==> flow/design.v <==
`timescale 1ns / 1ps
module CPU_Set(
    input CLK,
	 input reset,
	 input [15:0]camera,
	 input [15:0] move_command,
	 input [15:0] data_out,
	 output reg [23:0] memory_location,
	 output reg [15:0] memory_input,
	 output reg [127:0] display,
	 output reg write_memory
    );
    parameter [14:0] termination_line = 15'd22;
	 parameter [4:0] stall = 5'd0;
    parameter [4:0] store = 5'd1;
    parameter [4:0] add = 5'd2;
    parameter [4:0] sub = 5'd3;
    parameter [4:0] move = 5'd4;
    parameter [4:0] sll = 5'd5;
    parameter [4:0] srl = 5'd6;
    parameter [4:0] load_hi_reg = 5'd7;
    parameter [4:0] load_lo_reg = 5'd8;
    parameter [4:0] jump = 5'd9;
    parameter [4:0] set_servo = 5'd10;
    parameter [4:0] load_cam = 5'd11;
    parameter [4:0] move_buffer = 5'd12;
    parameter [4:0] bne = 5'd13;
    parameter [4:0] beq = 5'd14;
    parameter [4:0] slt = 5'd15;
    parameter [4:0] AND = 5'd16;
    parameter [4:0] OR = 5'd17;
    parameter [4:0] NOT = 5'd18;
    parameter [4:0] load = 5'd19;
    parameter [4:0] loadl = 5'd20;
    parameter [4:0] storel = 5'd21;
    parameter [1:0] phase0 = 2'b00;
    parameter [1:0] phase1 = 2'b01;
    parameter [1:0] phase2 = 2'b10;
    parameter [2:0] reg0 = 3'b000;
    parameter [2:0] reg1 = 3'b001;
    parameter [2:0] reg2 = 3'b010;
    parameter [2:0] reg3 = 3'b011;
    parameter [2:0] reg4 = 3'b100;
    parameter [2:0] reg5 = 3'b101;
    parameter [2:0] reg6 = 3'b110;    
	 reg [15:0] word;
	 reg [14:0] pc_counter;
	 reg [7:0] right_servo;  
	 reg [7:0] left_servo;
	 reg [7:0] hi_part;
	 reg [2:0] reg_to_store;
	 reg [1:0] phase;
	 reg memory_flag;
	 reg memory_ready;
	 reg load_store;  
	 reg [15:0] r0;
	 reg [15:0] r1;
	 reg [15:0] r2;
	 reg [15:0] r3;
	 reg [15:0] r4;
	 reg [15:0] r5;
	 reg [15:0] r6;
	 reg [15:0] r7;
	 reg [15:0] tempA;
	 reg [15:0] tempB;
	 reg [10:0] jump_amount;  
	 always@(posedge CLK)
	 begin 
		if(reset)
		begin
			word <= 16'b0;
			pc_counter <= 15'b0;
			right_servo <= 8'b0;
			left_servo <= 8'b0;
			hi_part <= 8'b0;
			reg_to_store <= 3'b0;
			phase <= 2'b11;
			memory_flag <= 1'b0;
			memory_ready <= 1'b0;
			write_memory <= 1'b0;
			load_store <= 1'b1;
			r0 <= 16'b0;
			r1 <= 16'b0;
			r2 <= 16'b0;
			r3 <= 16'b0;
			r4 <= 16'b0;
			r5 <= 16'b0;
			r6 <= 16'b0;
			r7 <= 16'b0;
			jump_amount <= 11'b0;
			memory_location <= 24'b0;
			memory_input <= 16'b0;
			display <= 128'b0;
		end
		else
		begin
		if(pc_counter > termination_line )
            phase <= phase0;
		else
			phase <= phase + 1'b1;	
        case(phase) 
            phase0:
            begin 
					word <= data_out;
					if(memory_flag)
					begin
					  case(reg_to_store)
							reg0: memory_input <= r0;
							reg1:	memory_input <= r1;
							reg2:	memory_input <= r2;
							reg3:	memory_input <= r3;
							reg4:	memory_input <= r4;
							reg5:	memory_input <= r5;
							reg6:	memory_input <= r6;
							default: memory_input <= r7;
					  endcase	
					  memory_ready <= 1'b1;
					end
					else if(data_out[15:11] == loadl)
					begin
						memory_location <= {16'b0, data_out[7:0]};
						memory_ready <= 1'b1;
						reg_to_store <= data_out[10:8];
						load_store <= 1'b1;
					end
					else if(data_out[15:11] == storel)
					begin
						memory_location <= {16'b0, data_out[7:0]};
						memory_ready <= 1'b1;
						load_store <= 1'b0;
						write_memory <= 1'b1;
						case(data_out[10:8])
							reg0: memory_input <= r0;
							reg1:	memory_input <= r1;
							reg2:	memory_input <= r2;
							reg3:	memory_input <= r3;
							reg4:	memory_input <= r4;
							reg5:	memory_input <= r5;
							reg6:	memory_input <= r6;
							default: memory_input <= r7;
					  endcase	
					end
            end
            phase1:
            begin
                if(memory_flag)
                begin
                  write_memory <= ~(load_store);
						memory_location <= {hi_part,word};
						hi_part <= 1'b0;
						memory_flag <= 1'b0;
                end
                else 
                begin
						case(word[15:11])  
							load:
							begin
								 memory_flag <= 1'b1;
								 load_store <= 1'b1;
								 reg_to_store <= word[10:8];
								 hi_part <= word[7:0];
							end
							store:
							begin
								 memory_flag <= 1'b1;
								 load_store <= 1'b0;
								 reg_to_store <= word[10:8];
								 hi_part <= word[7:0];
							end
							add:
							begin
								 case(word[7:5]) 
									  reg0: tempA = r0; 
									  reg1: tempA = r1; 
									  reg2: tempA = r2; 
									  reg3: tempA = r3; 
									  reg4: tempA = r4; 
									  reg5: tempA = r5; 
									  reg6: tempA = r6; 
									  default: tempA = r7;
								 endcase					
								 case(word[4:2]) 
									  reg0: tempB = r0; 
									  reg1: tempB = r1; 
									  reg2: tempB = r2; 
									  reg3: tempB = r3; 
									  reg4: tempB = r4; 
									  reg5: tempB = r5; 
									  reg6: tempB = r6; 
									  default: tempB = r7;
								 endcase					
								 case(word[10:8]) 
									  reg0: r0 <= tempA + tempB;  
									  reg1: r1 <= tempA + tempB;
									  reg2: r2 <= tempA + tempB;
									  reg3: r3 <= tempA + tempB;
									  reg4: r4 <= tempA + tempB;
									  reg5: r5 <= tempA + tempB;
									  reg6: r6 <= tempA + tempB;
									  default: r7 <= tempA + tempB;
								 endcase					
							end
							sub:
							begin
								 case(word[7:5]) 
									  reg0: tempA = r0; 
									  reg1: tempA = r1; 
									  reg2: tempA = r2; 
									  reg3: tempA = r3; 
									  reg4: tempA = r4; 
									  reg5: tempA = r5; 
									  reg6: tempA = r6; 
									  default: tempA = r7;
								 endcase					
								 case(word[4:2]) 
									  reg0: tempB= r0; 
									  reg1: tempB = r1; 
									  reg2: tempB = r2; 
									  reg3: tempB = r3; 
									  reg4: tempB = r4; 
									  reg5: tempB = r5; 
									  reg6: tempB = r6; 
									  default: tempB = r7;
								 endcase					
								 case(word[10:8]) 
									  reg0: r0 <= tempA - tempB;  
									  reg1: r1 <= tempA - tempB;
									  reg2: r2 <= tempA - tempB;
									  reg3: r3 <= tempA - tempB;
									  reg4: r4 <= tempA - tempB;
									  reg5: r5 <= tempA - tempB;
									  reg6: r6 <= tempA - tempB;
									  default: r7 <= tempA - tempB;
								 endcase
							end
							move:
							begin
								 case(word[7:5]) 
									  reg0: tempA = r0; 
									  reg1: tempA = r1; 
									  reg2: tempA = r2; 
									  reg3: tempA = r3; 
									  reg4: tempA = r4; 
									  reg5: tempA = r5; 
									  reg6: tempA = r6; 
									  default: tempA = r7;
								 endcase					
								 case(word[10:8]) 
									  reg0: r0 <= tempA;
									  reg1: r1 <= tempA;
									  reg2: r2 <= tempA;
									  reg3: r3 <= tempA;
									  reg4: r4 <= tempA;
									  reg5: r5 <= tempA;
									  reg6: r6 <= tempA;
									  default: r7 <= tempA;
								 endcase
							end
							sll:
							begin
								 case(word[7:5]) 
									  reg0: tempA = r0 << word[4:1]; 
									  reg1: tempA = r1 << word[4:1]; 
									  reg2: tempA = r2 << word[4:1]; 
									  reg3: tempA = r3 << word[4:1]; 
									  reg4: tempA = r4 << word[4:1]; 
									  reg5: tempA = r5 << word[4:1]; 
									  reg6: tempA = r6 << word[4:1]; 
									  default: tempA = r7 << word[4:1];
								 endcase					
								 case(word[10:8]) 
									  reg0: r0 <= tempA;
									  reg1: r1 <= tempA;
									  reg2: r2 <= tempA;
									  reg3: r3 <= tempA;
									  reg4: r4 <= tempA;
									  reg5: r5 <= tempA;
									  reg6: r6 <= tempA;
									  default: r7 <= tempA;
								 endcase
							end
							srl:
							begin
								 case(word[7:5]) 
									  reg0: tempA = r0 >> word[4:1]; 
									  reg1: tempA = r1 >> word[4:1]; 
									  reg2: tempA = r2 >> word[4:1]; 
									  reg3: tempA = r3 >> word[4:1]; 
									  reg4: tempA = r4 >> word[4:1]; 
									  reg5: tempA = r5 >> word[4:1]; 
									  reg6: tempA = r6 >> word[4:1]; 
									  default: tempA = r7 >> word[4:1];
								 endcase					
								 case(word[10:8]) 
									  reg0: r0 <= tempA;
									  reg1: r1 <= tempA;
									  reg2: r2 <= tempA;
									  reg3: r3 <= tempA;
									  reg4: r4 <= tempA;
									  reg5: r5 <= tempA;
									  reg6: r6 <= tempA;
									  default: r7 <= tempA;
								 endcase
							end
							load_hi_reg:
							begin
								 case(word[10:8]) 
									  reg0: r0[15:8] <= word[7:0];
									  reg1: r1[15:8] <= word[7:0];
									  reg2: r2[15:8] <= word[7:0];
									  reg3: r3[15:8] <= word[7:0];
									  reg4: r4[15:8] <= word[7:0];
									  reg5: r5[15:8] <= word[7:0];
									  reg6: r6[15:8] <= word[7:0];
									  default: r7[15:8] <= word[7:0];
								 endcase
							end
							load_lo_reg:
							begin
								 case(word[10:8]) 
									  reg0: r0[7:0] <= word[7:0];
									  reg1: r1[7:0] <= word[7:0];
									  reg2: r2[7:0] <= word[7:0];
									  reg3: r3[7:0] <= word[7:0];
									  reg4: r4[7:0] <= word[7:0];
									  reg5: r5[7:0] <= word[7:0];
									  reg6: r6[7:0] <= word[7:0];
									  default: r7[7:0] <= word[7:0];
								 endcase
							end
							jump:
							begin
								 jump_amount <= word[10:0];
							end
							set_servo:
							begin
								 case(word[10:8]) 
									  reg0:
									  begin
											right_servo <= r0[7:0];
											left_servo <= r0[15:8];
									  end
									  reg1:
									  begin
											right_servo <= r1[7:0];
											left_servo <= r1[15:8];
									  end
									  reg2:
									  begin
											right_servo <= r2[7:0];
											left_servo <= r2[15:8];
									  end
									  reg3:
									  begin
											right_servo <= r3[7:0];
											left_servo <= r3[15:8];
									  end
									  reg4:
									  begin
											right_servo <= r4[7:0];
											left_servo <= r4[15:8];
									  end
									  reg5:
									  begin
											right_servo <= r5[7:0];
											left_servo <= r5[15:8];
									  end
									  reg6:
									  begin
											right_servo <= r6[7:0];
											left_servo <= r6[15:8];
									  end
									  default:
									  begin
											right_servo <= r7[7:0];
											left_servo <= r7[15:8];
									  end
								 endcase
							end
							load_cam:
							begin
								 case(word[10:8]) 
									  reg0: r0 <= camera;
									  reg1: r1 <= camera;
									  reg2: r2 <= camera;
									  reg3: r3 <= camera;
									  reg4: r4 <= camera;
									  reg5: r5 <= camera;
									  reg6: r6 <= camera;
									  default: r7 <= camera;
								 endcase
							end
							move_buffer:
							begin
								 case(word[10:8]) 
									  reg0: r0 <= move_command;
									  reg1: r1 <= move_command;
									  reg2: r2 <= move_command;
									  reg3: r3 <= move_command;
									  reg4: r4 <= move_command;
									  reg5: r5 <= move_command;
									  reg6: r6 <= move_command;
									  default: r7 <= move_command;
								 endcase
							end
							bne:
							begin
								 case(word[10:8]) 
									  reg0: tempA = r0; 
									  reg1: tempA = r1; 
									  reg2: tempA = r2; 
									  reg3: tempA = r3; 
									  reg4: tempA = r4; 
									  reg5: tempA = r5; 
									  reg6: tempA = r6; 
									  default: tempA = r7;
								 endcase					
								 case(word[7:5]) 
									  reg0: tempB= r0; 
									  reg1: tempB = r1; 
									  reg2: tempB = r2; 
									  reg3: tempB = r3; 
									  reg4: tempB = r4; 
									  reg5: tempB = r5; 
									  reg6: tempB = r6; 
									  default: tempB = r7;
								 endcase		
								 if(tempA != tempB)
								 begin
									  jump_amount <= {6'b0, word[4:0]};
								 end
								 else
								 begin
									  jump_amount <= 11'b0;
								 end
							end
							beq:
							begin
								 case(word[10:8]) 
									  reg0: tempA = r0; 
									  reg1: tempA = r1; 
									  reg2: tempA = r2; 
									  reg3: tempA = r3; 
									  reg4: tempA = r4; 
									  reg5: tempA = r5; 
									  reg6: tempA = r6; 
									  default: tempA = r7;
								 endcase					
								 case(word[7:5]) 
									  reg0: tempB = r0; 
									  reg1: tempB = r1; 
									  reg2: tempB = r2; 
									  reg3: tempB = r3; 
									  reg4: tempB = r4; 
									  reg5: tempB = r5; 
									  reg6: tempB = r6; 
									  default: tempB = r7;
								 endcase		
								 if(tempA == tempB)
								 begin
									  jump_amount <= {6'b0 , word[4:0]};
								 end
								 else
								 begin
									  jump_amount <= 11'b0;
								 end
							end
							slt:
							begin
								 case(word[7:5]) 
									  reg0: tempA = r0; 
									  reg1: tempA = r1; 
									  reg2: tempA = r2; 
									  reg3: tempA = r3; 
									  reg4: tempA = r4; 
									  reg5: tempA = r5; 
									  reg6: tempA = r6; 
									  default: tempA = r7;
								 endcase					
								 case(word[4:2]) 
									  reg0: tempB = r0; 
									  reg1: tempB = r1; 
									  reg2: tempB = r2; 
									  reg3: tempB = r3; 
									  reg4: tempB = r4; 
									  reg5: tempB = r5; 
									  reg6: tempB = r6; 
									  default: tempB = r7;
								 endcase		
								 case(word[10:8]) 
									  reg0: r0 <= tempA < tempB;
									  reg1: r1 <= tempA < tempB;
									  reg2: r2 <= tempA < tempB;
									  reg3: r3 <= tempA < tempB;
									  reg4: r4 <= tempA < tempB;
									  reg5: r5 <= tempA < tempB;
									  reg6: r6 <= tempA < tempB;
									  default: r7 <= tempA < tempB;
								 endcase
							end
							AND:
							begin
								 case(word[7:5]) 
									  reg0: tempA = r0; 
									  reg1: tempA = r1; 
									  reg2: tempA = r2; 
									  reg3: tempA = r3; 
									  reg4: tempA = r4; 
									  reg5: tempA = r5; 
									  reg6: tempA = r6; 
									  default: tempA = r7;
								 endcase					
								 case(word[4:2]) 
									  reg0: tempB = r0; 
									  reg1: tempB = r1; 
									  reg2: tempB = r2; 
									  reg3: tempB = r3; 
									  reg4: tempB = r4; 
									  reg5: tempB = r5; 
									  reg6: tempB = r6; 
									  default: tempB = r7;
								 endcase		
								 case(word[10:8]) 
									  reg0: r0 <= tempA & tempB;
									  reg1: r1 <= tempA & tempB;
									  reg2: r2 <= tempA & tempB;
									  reg3: r3 <= tempA & tempB;
									  reg4: r4 <= tempA & tempB;
									  reg5: r5 <= tempA & tempB;
									  reg6: r6 <= tempA & tempB;
									  default: r7 <= tempA & tempB;
								 endcase
							end
							OR:
							begin
								 case(word[7:5]) 
									  reg0: tempA = r0; 
									  reg1: tempA = r1; 
									  reg2: tempA = r2; 
									  reg3: tempA = r3; 
									  reg4: tempA = r4; 
									  reg5: tempA = r5; 
									  reg6: tempA = r6; 
									  default: tempA = r7;
								 endcase					
								 case(word[4:2]) 
									  reg0: tempB = r0; 
									  reg1: tempB = r1; 
									  reg2: tempB = r2; 
									  reg3: tempB = r3; 
									  reg4: tempB = r4; 
									  reg5: tempB = r5; 
									  reg6: tempB = r6; 
									  default: tempB = r7;
								 endcase		
								 case(word[10:8]) 
									  reg0: r0 <= tempA | tempB;
									  reg1: r1 <= tempA | tempB;
									  reg2: r2 <= tempA | tempB;
									  reg3: r3 <= tempA | tempB;
									  reg4: r4 <= tempA | tempB;
									  reg5: r5 <= tempA | tempB;
									  reg6: r6 <= tempA | tempB;
									  default: r7 <= tempA | tempB;
								 endcase
							end
							NOT:
							begin
								 case(word[7:5]) 
									  reg0: tempA = r0; 
									  reg1: tempA = r1; 
									  reg2: tempA = r2; 
									  reg3: tempA = r3; 
									  reg4: tempA = r4; 
									  reg5: tempA = r5; 
									  reg6: tempA = r6; 
									  default: tempA = r7;
								 endcase
								 case(word[10:8]) 
									  reg0: r0 <= ~(tempA);
									  reg1: r1 <= ~(tempA);
									  reg2: r2 <= ~(tempA);
									  reg3: r3 <= ~(tempA);
									  reg4: r4 <= ~(tempA);
									  reg5: r5 <= ~(tempA);
									  reg6: r6 <= ~(tempA);
									  default: r7 <= ~(tempA);
								 endcase
							end
							storel:
							begin
								write_memory <= 1'b0;
							end
							default:
							begin
							end
						endcase
               end
            end
            phase2:
				begin
					write_memory <= 1'b0;
					if (memory_ready && load_store)
					begin
						memory_ready <= 1'b0;
						case(reg_to_store)
							reg0: r0 <= data_out;
							reg1:	r1 <= data_out;
							reg2:	r2 <= data_out;
							reg3:	r3 <= data_out;
							reg4:	r4 <= data_out;
							reg5:	r5 <= data_out;
							reg6:	r6 <= data_out;
							default: r7 <= data_out;
						endcase
					end
					if(jump_amount > 1'b0)
					begin
						if(jump_amount[0] == 1'b1)
						begin
							memory_location <= {9'b0,pc_counter - jump_amount[10:1]};
							pc_counter <= pc_counter - jump_amount[10:1];
						end
						else
						begin
							memory_location <= {9'b0,pc_counter + jump_amount[10:1]};
							pc_counter <= pc_counter + jump_amount[10:1];
						end
						jump_amount <= 11'b0;
					end
					else
					begin
						memory_location <= {9'b0,pc_counter + 1'b1};
						pc_counter <= pc_counter + 1'b1;
					end
				end
            default:  
            begin
					display <= {r7,r6,r5,r4,r3,r2,r1,r0};
            end				
        endcase
	 end
		end
endmodule
# From RTL to reports: CPU_Set
# Module CPU_Set before and after one edit of its RTL, step after step.
# Lines under "before" count in the file above, lines under "after" in the edited file.
# "diff": "after" minus "before" as printed here.
# Library cell names are shortened.
# Not given: n/a
# design
design	CPU_Set
clock	CLK
cell_library	sky130hd
lib_corner	tt_025C_1v80

# The edit
# The edit as a unified diff against the file above.
# This change comes from a script, not from a designer. The edited design behaves differently; no optimisation was intended.
# begin of diff
@@ -8,7 +8,9 @@
 	 output reg [23:0] memory_location,
 	 output reg [15:0] memory_input,
-	 output reg [127:0] display,
+	 output reg [127:0] display_ext,
 	 output reg write_memory
     );
+    reg [127:0] display;
+    always @(posedge CLK) display_ext <= display;
     parameter [14:0] termination_line = 15'd22;
 	 parameter [4:0] stall = 5'd0;
# end of diff

# Elaborated design
# Counts by Yosys on the flattened word-level netlist (proc, flatten, opt, wreduce; memories kept). Register bits leave out memories and registers merged into their read ports (data or address). Print and check cells are left out.
# bits
element	before	after	diff
inputBits	50	50	0
wordCells	658	659	1
ff_bits	355	483	128
out_inout_bits	169	169	0
# op_classes
element	before	after	diff
n_addsub	6	6	0
eq_ne	184	184	0
mux	375	375	0
shift	16	16	0
n_reduce_logical	41	41	0
compare	3	3	0
n_logic	4	4	0
# ops
operator	before	after	diff
8-bit 2-to-1 mux	234	234	0
3-bit != test with constant B	107	107	0
16-bit 2-to-1 mux	63	63	0
2-bit != test with constant B	18	18	0
8-bit case mux with 12-bit select	16	16	0
8-bit case mux with 2-bit select	16	16	0
17-bit AND reduction	16	16	0
3-bit == test with constant B	15	15	0
1-bit 2-to-1 mux	14	14	0
3-bit by 2-bit == test with 1-bit output with constant B	10	10	0
16-bit by 4-bit << shifter with 16-bit output	8	8	0
16-bit by 4-bit >> shifter with 16-bit output	8	8	0
5-bit by 4-bit == test with 1-bit output with constant B	7	7	0
5-bit == test with constant B	7	7	0
16-bit case mux with 7-bit select	7	7	0
3-bit by 1-bit == test with 1-bit output with constant B	5	5	0
3-bit zero test	5	5	0
2-bit nonzero test	5	5	0
5-bit by 3-bit == test with 1-bit output with constant B	4	4	0
15-bit 2-to-1 mux	4	4	0
24-bit 2-to-1 mux	4	4	0
3-bit 2-to-1 mux	4	4	0
1-bit case mux with 2-bit select	3	3	0
5-bit AND reduction	3	3	0
5-bit by 2-bit == test with 1-bit output with constant B	2	2	0
11-bit 2-to-1 mux	2	2	0
5-bit 2-to-1 mux	2	2	0
13-bit != test with constant B	2	2	0
# The list need not be complete.

# Logic depth
# Longest topological path by Yosys (ltp), each cell counted once; first at word level (registers and memories cut), then after technology mapping (sequential cells cut; the memories' decode and read muxes count).
# depth
element	before	after	diff
ltp_word	11	11	0
abc_area	0	0	n/a
depth_mapped	22	20	-2
mapped_depth_nobuf	19	20	1

# Synthesis result
# Source: synth_stat.txt of the flow (Yosys; design flattened, memories mapped). It holds for the ABC_AREA given above (unset counts as 0); a run with the other value may have another netlist.
# types
cell_type	before	after	diff
dfxtp_1	355	483	128
o21ai_1	6	124	118
o21ai_0	249	159	-90
a22oi_1	44	73	29
o211ai_1	41	68	27
nand2_1	222	242	20
a31oi_1	60	40	-20
clkbuf_1	281	262	-19
o311ai_0	22	3	-19
mux4_2	56	38	-18
buf_1	65	48	-17
buf_4	5	22	17
mux2_2	62	46	-16
a2bb2oi_1	18	4	-14
nand4_1	33	20	-13
o2111ai_1	3	16	13
a21oi_1	208	220	12
and3_1	27	16	-11
# The list need not be complete.
# synth_totals
element	before	after	diff
ff_cells	355	483	128
cells	3610	3715	105
area_um2	27936.8	30090.1	2153.3
buf_cells	394	386	-8
seqArea_um2	7106.8	9669.3	2562.5

# Path before layout
# Source: OpenSTA report_checks on the synthesized netlist (no wires, ideal clock, input and output delay 20% of the period each), path of least setup slack; recovery checks are left aside. Register names are those of the netlist, which keeps one name where synthesis merged equal registers.
# synth_timing
element	before	after	diff
kind	register to register	register to register	n/a
from	reg word[2]	reg word[2]	n/a
to	reg r2[0]	reg r1[13]	n/a
t_first_pin_ns	0.000	0.000	0.000
delay_ns	4.998	5.114	0.116
slack_ns	5.002	4.885	-0.117
required_ns	9.883	9.865	-0.018
t_arrival_ns	4.881	4.979	0.098
clock_period_ns	10.0	10.0	0.0
driving_pins	17	20	3
setup_ns	0.117	0.135	0.018
n_path_buf	5	7	2
synth_period_reached_ns	4.998	5.115	0.117
# "delay_ns" is the arrival time less input delay plus setup time.
# "driving_pins": output pins that drive a net of the path, with the launching flip-flop's if there is one; two outputs of one cell count as two.
# "synth_period_reached_ns" is the clock period less the worst setup slack; recovery checks do not enter. This is arithmetic on one report: input and output delays are still those of the set period (20% each).
# The rows between start and end are the longest chain of elaborated cells between them; the timing report does not say that the signal goes this way. Where chains are equally long, one stands for them.
# Each line given opens the expression or statement behind the cell; cells for indexed reads and writes are added by Yosys, which also makes memories of some case tables.
# At most two assigning lines are given for a register; there are more.
# synth_between_before
cell_sequence	dfxtp_1 -> clkbuf_1 -> clkbuf_1 -> clkbuf_1 -> buf_1 -> mux4_2 -> o221a_2 -> ha_1 -> clkbuf_1 -> or4_1 -> or4_1 -> a31oi_1 -> o311a_1 -> nor4_1 -> nor4_1 -> o311ai_1 -> a32o_1
elab_chain_len	11
cells_between	61
cone_classes	add/sub (2); compare (1); eq/ne (6); shift (16); mux (33); logic (2); reduce/logical (1)
# synth_lines_before
element	line_no	rtl
from (decl)	46	reg [15:0] word;
from (assign)	71	word <= 16'b0;
from (assign)	104	word <= data_out;
3-bit == test	480	case(word[4:2])
16-bit case mux with 7-bit select	480
16-bit 2-to-1 mux	155	case(word[15:11])
16-bit 2-to-1 mux	146	if(memory_flag)
16-bit 2-to-1 mux	101	case(phase)
16-bit 2-to-1 mux	69	if(reset)
16-bit less-than comparator	493	reg2: r2 <= tempA < tempB;
8-bit 2-to-1 mux	490	case(word[10:8])
8-bit case mux with 12-bit select	155
8-bit 2-to-1 mux	146
8-bit case mux with 2-bit select	101
to (assign)	195	reg2: r2 <= tempA + tempB;
to (assign)	228	reg2: r2 <= tempA - tempB;
to (decl)	58	reg [15:0] r2;
# synth_between_after
cell_sequence	dfxtp_1 -> clkbuf_1 -> clkbuf_1 -> clkbuf_1 -> buf_1 -> clkbuf_1 -> buf_1 -> nor2_1 -> o22a_1 -> ha_1 -> clkbuf_1 -> inv_1 -> a22o_1 -> or3b_2 -> a221oi_1 -> a211o_1 -> o32a_1 -> a22oi_1 -> o31ai_2 -> o21ai_1
elab_chain_len	11
cells_between	55
cone_classes	add/sub (2); eq/ne (6); shift (16); mux (28); logic (2); reduce/logical (1)
# synth_lines_after
element	line_no	rtl
from (decl)	48	reg [15:0] word;
from (assign)	73	word <= 16'b0;
from (assign)	106	word <= data_out;
3-bit == test	217	case(word[4:2])
16-bit case mux with 7-bit select	217
16-bit 2-to-1 mux	157	case(word[15:11])
16-bit 2-to-1 mux	148	if(memory_flag)
16-bit 2-to-1 mux	103	case(phase)
16-bit 2-to-1 mux	71	if(reset)
16-bit subtractor	229	reg1: r1 <= tempA - tempB;
8-bit 2-to-1 mux	227	case(word[10:8])
8-bit case mux with 12-bit select	157
8-bit 2-to-1 mux	148
8-bit case mux with 2-bit select	103
to (assign)	196	reg1: r1 <= tempA + tempB;
to (assign)	229
to (decl)	59	reg [15:0] r1;

# Path in the finished layout
# From the final timing report of the runs of set A: the path of least setup slack in the routed layout; clock arrival at registers is part of the times.
# layout_timing
element	before	after	diff
kind	register to register	register to register	n/a
from	reg word[6]	reg word[2]	n/a
to	reg r6[7]	reg r6[13]	n/a
t_arrival_ns	6.22	5.94	-0.28
slack_ns	0.97	1.29	0.32
required_ns	7.20	7.23	0.03
t_first_pin_ns	0.57	0.64	0.07
driving_pins	13	16	3
clock_period_ns	6.77	6.77	0.00
n_path_buf	0	0	0
setup_ns	0.15	0.14	-0.01
# The rows between start and end are the longest chain of elaborated cells between them; the timing report does not say that the signal goes this way. Where chains are equally long, one stands for them.
# At most two assigning lines are given for a register; there are more.
# layout_between_before
cell_sequence	dfxtp_4 -> nor2b_1 -> a221oi_1 -> a21oi_1 -> ha_1 -> a21oi_1 -> o21bai_1 -> a21oi_1 -> a21oi_1 -> a221o_1 -> a221o_1 -> o221ai_2 -> o21ai_0
elab_chain_len	11
cells_between	46
cone_classes	add/sub (2); eq/ne (6); mux (34); logic (3); reduce/logical (1)
# layout_lines_before
element	line_no	rtl
from (decl)	46	reg [15:0] word;
from (assign)	71	word <= 16'b0;
from (assign)	104	word <= data_out;
3-bit == test	205	case(word[7:5])
16-bit case mux with 7-bit select	205
16-bit 2-to-1 mux	155	case(word[15:11])
16-bit 2-to-1 mux	146	if(memory_flag)
16-bit 2-to-1 mux	101	case(phase)
16-bit 2-to-1 mux	69	if(reset)
16-bit subtractor	232	reg6: r6 <= tempA - tempB;
8-bit 2-to-1 mux	225	case(word[10:8])
8-bit case mux with 12-bit select	155
8-bit 2-to-1 mux	146
8-bit case mux with 2-bit select	101
to (assign)	199	reg6: r6 <= tempA + tempB;
to (assign)	232
to (decl)	62	reg [15:0] r6;
# layout_between_after
cell_sequence	dfxtp_2 -> clkinv_1 -> nor2_1 -> a22oi_1 -> nor2_1 -> o32a_1 -> inv_1 -> ha_1 -> nor3_1 -> or3b_2 -> a221oi_1 -> a211o_1 -> o32a_1 -> a22oi_1 -> o31ai_2 -> o21ai_1
elab_chain_len	11
cells_between	55
cone_classes	add/sub (2); eq/ne (6); shift (16); mux (28); logic (2); reduce/logical (1)
# layout_lines_after
element	line_no	rtl
from (decl)	48	reg [15:0] word;
from (assign)	73	word <= 16'b0;
from (assign)	106	word <= data_out;
3-bit == test	217	case(word[4:2])
16-bit case mux with 7-bit select	217
16-bit 2-to-1 mux	157	case(word[15:11])
16-bit 2-to-1 mux	148	if(memory_flag)
16-bit 2-to-1 mux	103	case(phase)
16-bit 2-to-1 mux	71	if(reset)
16-bit subtractor	234	reg6: r6 <= tempA - tempB;
8-bit 2-to-1 mux	227	case(word[10:8])
8-bit case mux with 12-bit select	157
8-bit 2-to-1 mux	148
8-bit case mux with 2-bit select	103
to (assign)	201	reg6: r6 <= tempA + tempB;
to (assign)	234
to (decl)	64	reg [15:0] r6;

# Measured runs
# Both versions went through the flow (Yosys, OpenROAD) with the same settings in each pair. Constraints: input delay and output delay 20% of the set period each, output load 0.01 pF.
# flow_settings_set_A
period_ns	6.77
CAP_MARGIN	20
CORE_MARGIN	2
CORE_UTILIZATION	40
SLEW_MARGIN	20
# results_set_A
element	before	after	diff
fin_power_uw	16468	17428	960
finalUtil_frac	0.47	0.47	0.00
finalCellArea_um2	32376.1	35018.6	2642.5
period_less_ws_ns	5.796	5.479	-0.317
design_die_area_um2	71971.5	77434.2	5462.7
worstSetupSlack_ns	0.974	1.291	0.317
synthArea_um2	27936.8	30090.1	2153.3
setupTns_ns	0.000	0.000	0.000
timing.hold.ws_ns	0.451	0.343	-0.108
# flow_settings_set_B
CAP_MARGIN	40
CORE_ASPECT_RATIO	1.08
CORE_MARGIN	9
CORE_UTILIZATION	49
HOLD_SLACK_MARGIN	0.05
PLACE_DENSITY_LB_ADDON	0.27
SLEW_MARGIN	40
period_ns	10.6
# results_set_B
element	before	after	diff
fin_power_uw	10300	10993	693
finalUtil_frac	0.568	0.573	0.005
finalCellArea_um2	31910.6	34456.8	2546.2
period_less_ws_ns	5.879	6.199	0.320
design_die_area_um2	65940.1	70659.7	4719.6
worstSetupSlack_ns	4.721	4.401	-0.320
synthArea_um2	27936.8	30090.1	2153.3
setupTns_ns	0.000	0.000	0.000
timing.hold.ws_ns	0.449	0.327	-0.122
# "period_less_ws_ns" is the run's clock period less its worst setup slack. It is reckoned from that one timing run; input and output delays stay at 20% of the period that was set.
# By "fin_power_uw" is meant OpenSTA's value without simulated activity: inputs other than the clock are taken to toggle once in ten clock periods, and the tool carries that through the logic.
